==> flow/design.v <==
module sin_h(
    input signed [15:0] r_in,
    output signed [15:0] r_out
    );
     wire signed [15:0] a,b,c,d;
     assign a = r_in + (r_in >>> 2);
     assign b = (a >>> 4)+(r_in >>> 6);
     assign c = b+a; 
     assign d = (c >>> 5)+(r_in);
     assign r_out = d >>>1;     
endmodule
module cos_h(
    input signed [15:0] r,
    output signed [15:0] r_o
    );
    wire signed [15:0] a,b,c,d;
  assign a = r + (r >>> 2);
  assign b = r + (a >>> 2);
  assign c = b >>> 9;
  assign d = r + (r >>> 3);
  assign r_o = c+d;
endmodule
module sinh_23(
    input signed [15:0] rin,
    input S,
    output signed [15:0] rout
    );
     wire signed [15:0] a,b,c,d,e;
     assign a = (rin >>> 4)+ rin;
     assign b = rin + (rin >>> 9);
     assign c = b + (a >>> 7);
     assign d = c >>> 2;
     assign e = b >>> 3;
     assign rout = S? d:e;
endmodule
module cosh_23(
    input signed [15:0] ri,
    input sel,
    output signed [15:0] ro
    );
    wire signed [15:0] a,b,c,d;
    assign a = ri >>>7;
    assign b = (ri >>> 8)+ ri;
    assign c = b >>> 5;
    assign d = sel? c:b;
    assign ro = d + ri;
endmodule
module sinh_45(
    input signed [15:0] rin,
    input s,
    output signed [15:0] rout    
    );
    wire signed [15:0] a,b,c;
    assign a = rin >>> 4;
    assign b = rin >>> 5;
    assign c = s? a:b;
    assign rout = c;
endmodule
module cosh_45(
    input signed [15:0] rin,
    input s,
    output signed [15:0] rout    
    );
    wire signed [15:0] a,b,c;
    assign a = rin >>> 11;
    assign b = rin >>> 9;
    assign c = s? b:a;
    assign rout = rin + c;
endmodule
module stage_1(
    input signed [15:0] x_in,
    input signed [15:0] y_in,
    input signed [15:0] ang_in,
    input clk,
    input reset,
    output reg signed [15:0] x_out,
    output reg signed [15:0] y_out,
    output reg signed [15:0] ang_out
    );
    wire signed [15:0] p,q,u,v,abs_theta;
    assign abs_theta = ang_in[15] ? (~ang_in + 1'b1) : ang_in;
    reg signed [15:0] r,s,w,x,z,k; 
    sin_h S1(.r_in(y_in), .r_out(q));
    sin_h S2(.r_in(x_in), .r_out(u));
    cos_h C1(.r(x_in), .r_o(p));
    cos_h C2(.r(y_in), .r_o(v));
    always @(posedge clk, posedge reset)
    begin
    if(reset)
      begin
      x_out <= 16'b0000000000000000;
      y_out <= 16'b0000000000000000;
      ang_out <= 16'b0000000000000000;
      end
    else
    begin
      if (abs_theta <= 16'b0001000000000000)
         begin
         x_out <= x_in;
         y_out <= y_in;
         ang_out <= ang_in;
         end
      else 
         begin
         case(ang_in[15])
         1'b0: begin 
              x_out <= p+q; 
              y_out <= u+v; 
              ang_out <= ang_in - 16'b0010000000000000; 
              end
         1'b1: begin 
              x_out <= p-q; 
              y_out <= v-u; 
              ang_out <= ang_in + 16'b0010000000000000; 
              end
          endcase
         end
  end
end
endmodule
module stage_23(
    input signed [15:0] x_pr,
    input signed [15:0] y_pr,
    input signed [15:0] ang_pr,
    input clk,
    input reset,
    output reg signed [15:0] sx2_op,
    output reg signed [15:0] sy2_op,
    output reg signed [15:0] sa2_op
    );
  wire signed [15:0] abs_theta,o1,o2,o3,o4,w1,w2,w3,w4;
  assign abs_theta = ang_pr[15] ? (~ang_pr + 1'b1) : ang_pr;
  wire sel23;
  assign sel23 = (abs_theta > 16'b0000110000000000)?1'b1:1'b0;
  sinh_23 S1(.rin(x_pr),.S(sel23),.rout(o1));
  sinh_23 S2(.rin(y_pr),.S(sel23),.rout(o2));
  cosh_23 C1(.ri(x_pr),.sel(sel23),.ro(o3));
  cosh_23 C2(.ri(y_pr),.sel(sel23),.ro(o4)); 
always @(posedge clk, posedge reset)
begin
  if(reset)
      begin
      sx2_op <= 16'b0000000000000000;
      sy2_op<= 16'b0000000000000000;
      sa2_op <= 16'b0000000000000000;
      end
  else 
     begin
     if (abs_theta > 16'b0000110000000000 | abs_theta <= 16'b0000010000000000)
      begin
      sx2_op <= x_pr;
      sy2_op <= y_pr;
      sa2_op <= ang_pr;
      end
  else
      begin
         if(ang_pr[15])
          begin
          sx2_op <= o3 - o2;
          sy2_op <= o4 - o1;
          sa2_op <= sel23? (ang_pr + 16'b0001000000000000) : (ang_pr + 16'b0000100000000000);
          end
         else
          begin
          sx2_op <= o3 + o2;
          sy2_op <= o4 + o1;
          sa2_op <= sel23? (ang_pr - 16'b0001000000000000) : (ang_pr - 16'b0000100000000000);
          end
      end 
    end
end
endmodule  
module stage_45(
    input signed [15:0] sx2_op,
    input signed [15:0] sy2_op,
    input signed [15:0] sa2_op,
    input clk,
    input reset,
    output reg signed [15:0] x_nxt,
    output reg signed [15:0] y_nxt,
    output reg signed [15:0] ang_nxt
    );
    wire signed [15:0] o5,o6,o7,o8,w5,w6,w7,w8,abs_theta2;
    wire sel45;
    assign abs_theta2 = sa2_op[15] ? (~sa2_op + 1'b1) : sa2_op;
    assign sel45 = (abs_theta2 > 16'b0000001100000000)? 1'b1:1'b0;
sinh_45 S3(.rin(sx2_op),.s(sel45),.rout(o5));
sinh_45 S4(.rin(sy2_op),.s(sel45),.rout(o6));
cosh_45 C3(.rin(sx2_op),.s(sel45),.rout(o7));
cosh_45 C4(.rin(sy2_op),.s(sel45),.rout(o8));
always @(posedge clk, posedge reset)
begin
   if(reset)
      begin
      x_nxt <= 16'b0000000000000000;
      y_nxt <= 16'b0000000000000000;
      ang_nxt <= 16'b0000000000000000;
      end
   else
      begin
         if(abs_theta2 <= 16'b0000000100000000)
             begin
             x_nxt <= sx2_op;
             y_nxt <= sy2_op;
             ang_nxt <= sa2_op;
             end 
         else
             begin
             if(sa2_op[15])
                begin
                x_nxt <= o7 - o5;
                y_nxt <= o8 - o6;
                ang_nxt <= sel45? (sa2_op + 16'b0000010000000000) : (sa2_op + 16'b0000001000000000);
                end
             else
                begin
                x_nxt <= o7 + o5;
                y_nxt <= o8 + o6;
                ang_nxt <= sel45? (sa2_op - 16'b0000010000000000) : (sa2_op - 16'b0000001000000000);
                end
             end
      end
end
endmodule
module last_stage(
    input signed [15:0] x3,
    input signed [15:0] y3,
    input signed [15:0] ang3,
    input clk,
    input reset,
    output reg signed [15:0] xf,
    output reg signed [15:0] yf
    );
    wire signed [15:0] abs_theta,w1,w2,w3,w4,w5,w6;
    assign abs_theta = ang3[15] ? (~ang3 + 1'b1) : ang3;
    wire [3:0] k;
    assign k = abs_theta[15:12] + abs_theta[11];
    assign w1 = y3 >>> 9;
    assign w2 = x3 >>> 9;
    assign w3 = k*w1;
    assign w4 = k*w2;
    always @(posedge clk, posedge reset)
    begin
       if (reset)
         begin
         xf <= 16'b0000000000000000;
         yf <= 16'b0000000000000000;
         end
       else 
          begin
               if (ang3[15])
                 begin
                 xf <= x3 + w3;
                 yf <= y3 + w4;
                 end
               else 
                 begin
                 xf <= x3 - w3;
                 yf <= y3 - w4;
                 end
          end
    end
endmodule
`timescale 1ns / 100ps
module cordic_2taylor (
input clk,
input reset,
input signed [15:0] ang,
input signed [15:0] xin,
input signed [15:0] yin,
output signed [15:0] Xout,
output signed [15:0] Yout);
wire signed [15:0] x1, y1, theta1;           
wire signed [15:0] x2, y2, theta2;           
wire signed [15:0] x3, y3, theta3;           
    stage_1 S1(xin,yin,ang,clk,reset,x1,y1,theta1);
    stage_23 S2(x1,y1,theta1,clk,reset,x2,y2,theta2);
    stage_45 S3(x2,y2,theta2,clk,reset,x3,y3,theta3);
    last_stage S4(x3,y3,theta3,clk,reset,Xout,Yout);
endmodule
Tool chain data of cordic_2taylor. Each step is given for the RTL above and for the edited RTL. Lines under "before" count in the file above, lines under "after" in the edited file. "change" is "after" less "before", of the values as shown. Cell names lack the library's common part. The mark n/a stands for no value.

Top: cordic_2taylor. Clock input: clk. Standard-cell library: sky130hd. Library corner: tt_025C_1v80.

The edit. The edit as a unified diff against the file above. A script made this edit; it was not meant as an optimisation.

```diff
@@ -165,5 +165,5 @@
           sx2_op <= o3 + o2;
           sy2_op <= o4 + o1;
-          sa2_op <= sel23? (ang_pr - 16'b0001000000000000) : (ang_pr - 16'b0000100000000000);
+          sa2_op <= (ang_pr - 16'b0000100000000000);
           end
       end 
```

Word-level counts. Yosys after proc, flatten, opt, wreduce and memory -nomap, before mapping. Enables and synchronous resets that opt folds into registers are not counted as muxes. Memory bits, and registers merged into a memory's read port (data or address), are not among the register bits. Print and check cells are not counted. Equal cells are merged and count once.

Cells by class: bitwise operators (before 6, after 6, change 0); multipliers (before 2, after 2, change 0); multiplexer cells (before 38, after 37, change -1); add/subtract/negate cells (before 57, after 56, change -1); $lt $le $gt $ge (before 5, after 5, change 0).

Operator list: 16-bit 2-to-1 mux (before 27, after 26, change -1); 16-bit by 13-bit subtractor with 16-bit output with constant B (before 1, after 0, change -1); 16-bit adder (before 6, after 6, change 0); 16-bit by 1-bit adder with 16-bit output with constant B (before 4, after 4, change 0); 16-bit by 14-bit adder with 16-bit output (before 4, after 4, change 0); 16-bit by 7-bit adder with 16-bit output (before 4, after 4, change 0); 16-bit NOT (before 4, after 4, change 0); 16-bit subtractor (before 4, after 4, change 0); 16-bit case mux with 2-bit select (before 3, after 3, change 0); 11-bit by 16-bit adder with 16-bit output (before 2, after 2, change 0); 12-bit by 10-bit adder with 13-bit output (before 2, after 2, change 0); 12-bit by 16-bit adder with 16-bit output (before 2, after 2, change 0); 13-bit by 16-bit adder with 16-bit output (before 2, after 2, change 0); 16-bit by 12-bit adder with 16-bit output (before 2, after 2, change 0); 16-bit by 13-bit adder with 16-bit output (before 2, after 2, change 0); 16-bit by 9-bit adder with 16-bit output (before 2, after 2, change 0); 7-bit by 16-bit adder with 16-bit output (before 2, after 2, change 0); 8-bit by 16-bit adder with 16-bit output (before 2, after 2, change 0); 4-bit by 16-bit multiplier with 16-bit output (before 2, after 2, change 0); 1-bit 2-to-1 mux (before 2, after 2, change 0); 11-bit 2-to-1 mux (before 2, after 2, change 0); 15-bit 2-to-1 mux (before 2, after 2, change 0); 6-bit 2-to-1 mux (before 2, after 2, change 0); 16-bit by 12-bit subtractor with 16-bit output (before 2, after 2, change 0); 16-bit by 15-bit subtractor with 16-bit output (before 2, after 2, change 0); 15-bit by 16-bit adder with 16-bit output (before 1, after 1, change 0); 16-bit by 10-bit adder with 16-bit output with constant B (before 1, after 1, change 0); 16-bit by 11-bit adder with 16-bit output with constant B (before 1, after 1, change 0).

Not every row of either side is listed.

Storage and ports: output and inout bits (before 32, after 32, change 0); bits in registers (before 176, after 176, change 0); input port bits (before 50, after 50, change 0); elaborated cells (before 119, after 117, change -2).

Longest topological paths. Longest topological path by Yosys (ltp), each cell counted once; first at word level (registers and memories cut), then after technology mapping (sequential cells cut; the memories' decode and read muxes count).

Logic depth: depth after elaboration (before 10, after 10, change 0); ABC_AREA (before 0, after 0); depth in mapped cells (before 43, after 45, change +2); depth with buffers taken out (before 43, after 45, change +2).

After synthesis. Yosys stat after the flow's synthesis: flattened, memories mapped to cells. It holds for the ABC_AREA given above (unset counts as 0); a run with the other value may have another netlist.

Synthesis totals: cell area after synthesis (um2) (before 32304.7, after 31151.1, change -1153.6); flip-flop cells (before 176, after 176, change 0); cells in the netlist (before 4147, after 4026, change -121).

Cells by type: nand2_1 (before 393, after 428, change +35); xnor2_1 (before 258, after 284, change +26); or3_1 (before 65, after 44, change -21); a211oi_1 (before 36, after 16, change -20); o211ai_1 (before 38, after 20, change -18); nor3_1 (before 124, after 108, change -16); o21a_1 (before 52, after 37, change -15); a2111oi_0 (before 19, after 5, change -14); nand2b_1 (before 60, after 47, change -13); o21ai_0 (before 294, after 306, change +12); buf_2 (before 16, after 4, change -12); inv_1 (before 377, after 388, change +11); a21boi_0 (before 41, after 51, change +10); nand3b_1 (before 20, after 10, change -10); a311oi_1 (before 11, after 1, change -10); or4_1 (before 16, after 7, change -9); or3b_2 (before 12, after 3, change -9); a221oi_1 (before 2, after 10, change +8).

Not every row of either side is listed. By module: a second synthesis without flattening, with its own total; a netlist apart from the flattened one above.

Second synthesis, totals: cell total of the unflattened synthesis (before 4155, after 4179, change +24); area (unflattened synthesis) (um2) (before 34546.9, after 34717.0, change +170.1).

Each row is one instance without its submodules.

By module, before: last_stage (sequential area 800.8 um2, area 4976.0 um2, cells 572, instances 1); stage_45 (sequential area 1201.2 um2, area 4191.5 um2, cells 501, instances 1); stage_23 (sequential area 1201.2 um2, area 4167.7 um2, cells 468, instances 1); stage_1 (sequential area 1201.2 um2, area 4132.7 um2, cells 448, instances 1); sin_h (sequential area 0.0 um2, area 2029.4 um2, cells 251, instances 2); cos_h (sequential area 0.0 um2, area 1971.9 um2, cells 238, instances 2); sinh_23 (sequential area 0.0 um2, area 1838.0 um2, cells 239, instances 2); cosh_23 (sequential area 0.0 um2, area 1537.7 um2, cells 204, instances 2); cosh_45 (sequential area 0.0 um2, area 952.2 um2, cells 134, instances 2); sinh_45 (sequential area 0.0 um2, area 210.2 um2, cells 17, instances 2); cordic_2taylor (sequential area 0.0 um2, area 0.0 um2, cells 0, instances 1).

By module, after: last_stage (sequential area 800.8 um2, area 5006.1 um2, cells 578, instances 1); stage_23 (sequential area 1201.2 um2, area 4315.4 um2, cells 488, instances 1); stage_45 (sequential area 1201.2 um2, area 4191.5 um2, cells 501, instances 1); stage_1 (sequential area 1201.2 um2, area 4132.7 um2, cells 448, instances 1); sin_h (sequential area 0.0 um2, area 2029.4 um2, cells 251, instances 2); cos_h (sequential area 0.0 um2, area 1968.1 um2, cells 237, instances 2); sinh_23 (sequential area 0.0 um2, area 1838.0 um2, cells 239, instances 2); cosh_23 (sequential area 0.0 um2, area 1537.7 um2, cells 204, instances 2); cosh_45 (sequential area 0.0 um2, area 952.2 um2, cells 134, instances 2); sinh_45 (sequential area 0.0 um2, area 210.2 um2, cells 17, instances 2); cordic_2taylor (sequential area 0.0 um2, area 0.0 um2, cells 0, instances 1).

Worst setup path after synthesis. Path of least setup slack by OpenSTA after synthesis, without wires, with an ideal clock, recovery checks aside; 20% of the period is set as input and as output delay. Where synthesis merged equal registers, the netlist keeps one of their names.

Timing path post-synthesis: kind (before input-to-reg, after input-to-reg); start (before input port xin[0], after input port xin[0]); end (before register S1.x_out[15], after register S1.y_out[15]); launch time at the first pin (ns) (before 2.000, after 2.000, change 0.000); path delay (ns) (before 8.143, after 7.490, change -0.653); stages (before 38, after 38, change 0); data arrival time (ns) (before 10.018, after 9.354, change -0.664); required time (ns) (before 9.875, after 9.864, change -0.011); clock period (ns) (before 10.0, after 10.0, change 0.0); slack (ns) (before -0.143, after 0.510, change +0.653); setup time (ns) (before 0.125, after 0.136, change +0.011); synthesis period reached (ns) (before 10.143, after 9.49, change -0.653).

"path delay" is the arrival time less input delay plus setup time. "stages": output pins that drive a net of the path, with the launching flip-flop's if there is one; two outputs of one cell count as two. "synthesis period reached" is the clock period less the worst setup slack; recovery checks do not enter. This is arithmetic on one report: input and output delays are still those of the set period (20% each). The rows between start and end are the longest chain of elaborated cells between them; the timing report does not say that the signal goes this way. Where chains are equally long, one stands for them. A line is the first line of the expression or statement that the cell stems from. Yosys adds cells for indexed reads and writes and turns some case tables into memories. A register here has more assigning lines than the two given.

On the way, post-synthesis, before:
Cells stage by stage: ha_1 > inv_1 > fa_1 > nor2b_1 > o21ai_0 > a21boi_0 > o21ai_0 > a21oi_1 > o21ai_0 > a21oi_1 > nand2b_1 > inv_1 > ha_1 > o211a_1 > a2111oi_0 > a2111oi_0 > a211o_1 > o211a_1 > [2 not listed] > xor2_1 > fa_1 > inv_1 > ha_1 > inv_1 > o21bai_1 > a21oi_1 > o21bai_1 > a21oi_1 > o21ai_0 > or4b_2 > nand3_1 > ha_1 > a21oi_1 > o21ai_0 > xnor3_1 > xnor2_1 > mux2_2. Length of the longest elaborated chain: 6. For elaborated cells on any way between the ends the number is 8. Those cells by class: add/sub: 6; mux: 2.

RTL lines, path post-synthesis, before: start: declaration (line 269) `input signed [15:0] xin,`; 16-bit by 14-bit adder with 16-bit output (line 17) `assign a = r + (r >>> 2);`; 16-bit by 14-bit adder with 16-bit output (line 18) `assign b = r + (a >>> 2);`; 7-bit by 16-bit adder with 16-bit output (line 21) `assign r_o = c+d;`; 16-bit by 15-bit subtractor with 16-bit output (line 112) `x_out <= p-q;`; 16-bit case mux with 2-bit select (line 105) `case(ang_in[15])`; 16-bit 2-to-1 mux (line 97) `if (abs_theta <= 16'b0001000000000000)`; end: assignment (line 99) `x_out <= x_in;`; end: assignment (line 107) `x_out <= p+q;`; end: declaration (line 76) `output reg signed [15:0] x_out,`.

On the way, post-synthesis, after:
Cells stage by stage: ha_1 > inv_1 > fa_1 > nor2b_1 > o21ai_0 > a21boi_0 > o21ai_0 > a21oi_1 > o21ai_0 > a21oi_1 > o21ai_0 > a21oi_1 > o21ai_0 > mux2i_1 > nor2_1 > fa_1 > inv_1 > ha_1 > [2 not listed] > a31oi_1 > o21bai_1 > xor2_1 > xnor2_1 > ha_1 > and4b_1 > a2111oi_0 > nand4b_1 > o31a_1 > xnor2_1 > ha_1 > o41ai_1 > o21a_1 > o21ai_0 > xnor2_1 > xnor2_1 > xnor2_1 > o21ai_0. Length of the longest elaborated chain: 7. For elaborated cells on any way between the ends the number is 8. Those cells by class: add/sub: 6; mux: 2.

RTL lines, path post-synthesis, after: start: declaration (line 269) `input signed [15:0] xin,`; 16-bit by 14-bit adder with 16-bit output (line 6) `assign a = r_in + (r_in >>> 2);`; 12-bit by 10-bit adder with 13-bit output (line 7) `assign b = (a >>> 4)+(r_in >>> 6);`; 13-bit by 16-bit adder with 16-bit output (line 8) `assign c = b+a;`; 11-bit by 16-bit adder with 16-bit output (line 9) `assign d = (c >>> 5)+(r_in);`; 16-bit by 15-bit subtractor with 16-bit output (line 113) `y_out <= v-u;`; 16-bit case mux with 2-bit select (line 105) `case(ang_in[15])`; 16-bit 2-to-1 mux (line 97) `if (abs_theta <= 16'b0001000000000000)`; end: assignment (line 100) `y_out <= y_in;`; end: assignment (line 108) `y_out <= u+v;`; end: declaration (line 77) `output reg signed [15:0] y_out,`.

Worst path after layout. From the final timing report of each run of pair 1: the path of least setup slack in the routed layout; clock arrival at registers is part of the times.

Timing path post-layout: kind (before input-to-reg, after input-to-reg); start (before input port xin[3], after input port xin[2]); end (before register S1.y_out[15], after register S1.y_out[15]); clock period (ns) (before 10.0, after 10.0, change 0.0); required time (ns) (before 10.39, after 10.40, change +0.01); slack (ns) (before 0.32, after 0.50, change +0.18); setup time (ns) (before 0.11, after 0.10, change -0.01); data arrival time (ns) (before 10.07, after 9.90, change -0.17); launch time at the first pin (ns) (before 2.00, after 2.00, change 0.00); stages (before 37, after 43, change +6).

The rows between start and end are the longest chain of elaborated cells between them; the timing report does not say that the signal goes this way. Where chains are equally long, one stands for them. A register here has more assigning lines than the two given.

On the way, post-layout, before:
Cells stage by stage: clkdlybuf4s50_1 > buf_4 > ha_4 > buf_4 > inv_1 > o311a_1 > buf_4 > o31ai_4 > o21ba_2 > nor2_1 > buf_4 > o21a_1 > xor2_2 > fa_1 > inv_1 > ha_1 > or4_4 > o22ai_4 > o21ba_4 > o2111ai_1 > xor2_1 > xnor2_1 > buf_4 > ha_1 > a211oi_2 > o31a_1 > xnor2_2 > nor4_4 > a31oi_2 > xnor2_1 > ha_1 > nand2_1 > o41a_1 > o21ai_2 > xor3_1 > xnor3_1 > mux2_2. Length of the longest elaborated chain: 7. For elaborated cells on any way between the ends the number is 8. Those cells by class: add/sub: 6; mux: 2.

RTL lines, path post-layout, before: start: declaration (line 269) `input signed [15:0] xin,`; 16-bit by 14-bit adder with 16-bit output (line 6) `assign a = r_in + (r_in >>> 2);`; 12-bit by 10-bit adder with 13-bit output (line 7) `assign b = (a >>> 4)+(r_in >>> 6);`; 13-bit by 16-bit adder with 16-bit output (line 8) `assign c = b+a;`; 11-bit by 16-bit adder with 16-bit output (line 9) `assign d = (c >>> 5)+(r_in);`; 16-bit by 15-bit subtractor with 16-bit output (line 113) `y_out <= v-u;`; 16-bit case mux with 2-bit select (line 105) `case(ang_in[15])`; 16-bit 2-to-1 mux (line 97) `if (abs_theta <= 16'b0001000000000000)`; end: assignment (line 100) `y_out <= y_in;`; end: assignment (line 108) `y_out <= u+v;`; end: declaration (line 77) `output reg signed [15:0] y_out,`.

On the way, post-layout, after:
Cells stage by stage: clkdlybuf4s50_1 > buf_4 > ha_1 > nor2b_1 > o21ai_0 > a21boi_1 > o21ai_2 > a21oi_2 > o21ai_1 > a21oi_2 > buf_4 > o21ai_0 > a21oi_1 > o21ai_1 > mux2i_1 > nor2_1 > fa_1 > inv_1 > [7 not listed] > ha_1 > and4b_1 > a2111oi_2 > buf_4 > nand4b_1 > o31a_1 > xnor2_1 > ha_2 > nor2_1 > nor2_1 > o41ai_2 > o21a_1 > o21ai_2 > xnor2_1 > xnor2_1 > xnor2_1 > o21ai_0 > buf_4. Length of the longest elaborated chain: 7. For elaborated cells on any way between the ends the number is 8. Those cells by class: add/sub: 6; mux: 2.

RTL lines, path post-layout, after: start: declaration (line 269) `input signed [15:0] xin,`; 16-bit by 14-bit adder with 16-bit output (line 6) `assign a = r_in + (r_in >>> 2);`; 12-bit by 10-bit adder with 13-bit output (line 7) `assign b = (a >>> 4)+(r_in >>> 6);`; 13-bit by 16-bit adder with 16-bit output (line 8) `assign c = b+a;`; 11-bit by 16-bit adder with 16-bit output (line 9) `assign d = (c >>> 5)+(r_in);`; 16-bit by 15-bit subtractor with 16-bit output (line 113) `y_out <= v-u;`; 16-bit case mux with 2-bit select (line 105) `case(ang_in[15])`; 16-bit 2-to-1 mux (line 97) `if (abs_theta <= 16'b0001000000000000)`; end: assignment (line 100) `y_out <= y_in;`; end: assignment (line 108) `y_out <= u+v;`; end: declaration (line 77) `output reg signed [15:0] y_out,`.

Flow runs. Both versions went through the flow (Yosys, OpenROAD) with the same settings in each pair. Constraints: input delay and output delay 20% of the set period each, output load 0.01 pF.

Flow settings, pair 1:
period_ns: 10.0. The figure for CAP_MARGIN is 20. CORE_MARGIN: 2. CORE_UTILIZATION: 40. The figure for SLEW_MARGIN is 20.

Measured results, pair 1: setup slack of the worst path (ns) (before 0.324, after 0.505, change +0.181); cell area after synthesis (um2) (before 32304.7, after 31151.1, change -1153.6); post-route setup TNS (ns) (before 0.000, after 0.000, change 0.000); final worst hold slack (ns) (before 0.428, after 0.414, change -0.014); period achieved (ns) (before 9.676, after 9.495, change -0.181); utilization (%) (before 47.7, after 47.6, change -0.1); area of the standard cells in the finished layout (um2) (before 38323.0, after 36786.5, change -1536.5); area of the die (um2) (before 83050.6, after 80125.8, change -2924.8).

Flow settings, pair 2:
For CELL_PAD_IN_SITES_DETAIL_PLACEMENT the number is 2. CELL_PAD_IN_SITES_GLOBAL_PLACEMENT: 2. CORE_MARGIN: 4. CORE_UTILIZATION: 15. CTS_CLUSTER_DIAMETER: 118. The figure for GPL_TIMING_DRIVEN is 0. MAX_ROUTING_LAYER: met5. MIN_ROUTING_LAYER: met2. The entry for PLACE_DENSITY reads 0.76. period_ns: 7.72. The figure for CAP_MARGIN is 20. The figure for SLEW_MARGIN is 20.

Measured results, pair 2: setup slack of the worst path (ns) (before -1.969, after -2.226, change -0.257); cell area after synthesis (um2) (before 32304.7, after 31151.1, change -1153.6); post-route setup TNS (ns) (before -27.227, after -31.276, change -4.049); final worst hold slack (ns) (before 0.472, after 0.426, change -0.046); period achieved (ns) (before 9.689, after 9.946, change +0.257); utilization (%) (before 19.4, after 20.6, change +1.2); area of the standard cells in the finished layout (um2) (before 41626.2, after 42600.9, change +974.7); area of the die (um2) (before 222855.0, after 215027.0, change -7828.0).

"period achieved" means the clock period less the worst setup slack. The figure is calculated, with input and output delays left at 20% of the set period.
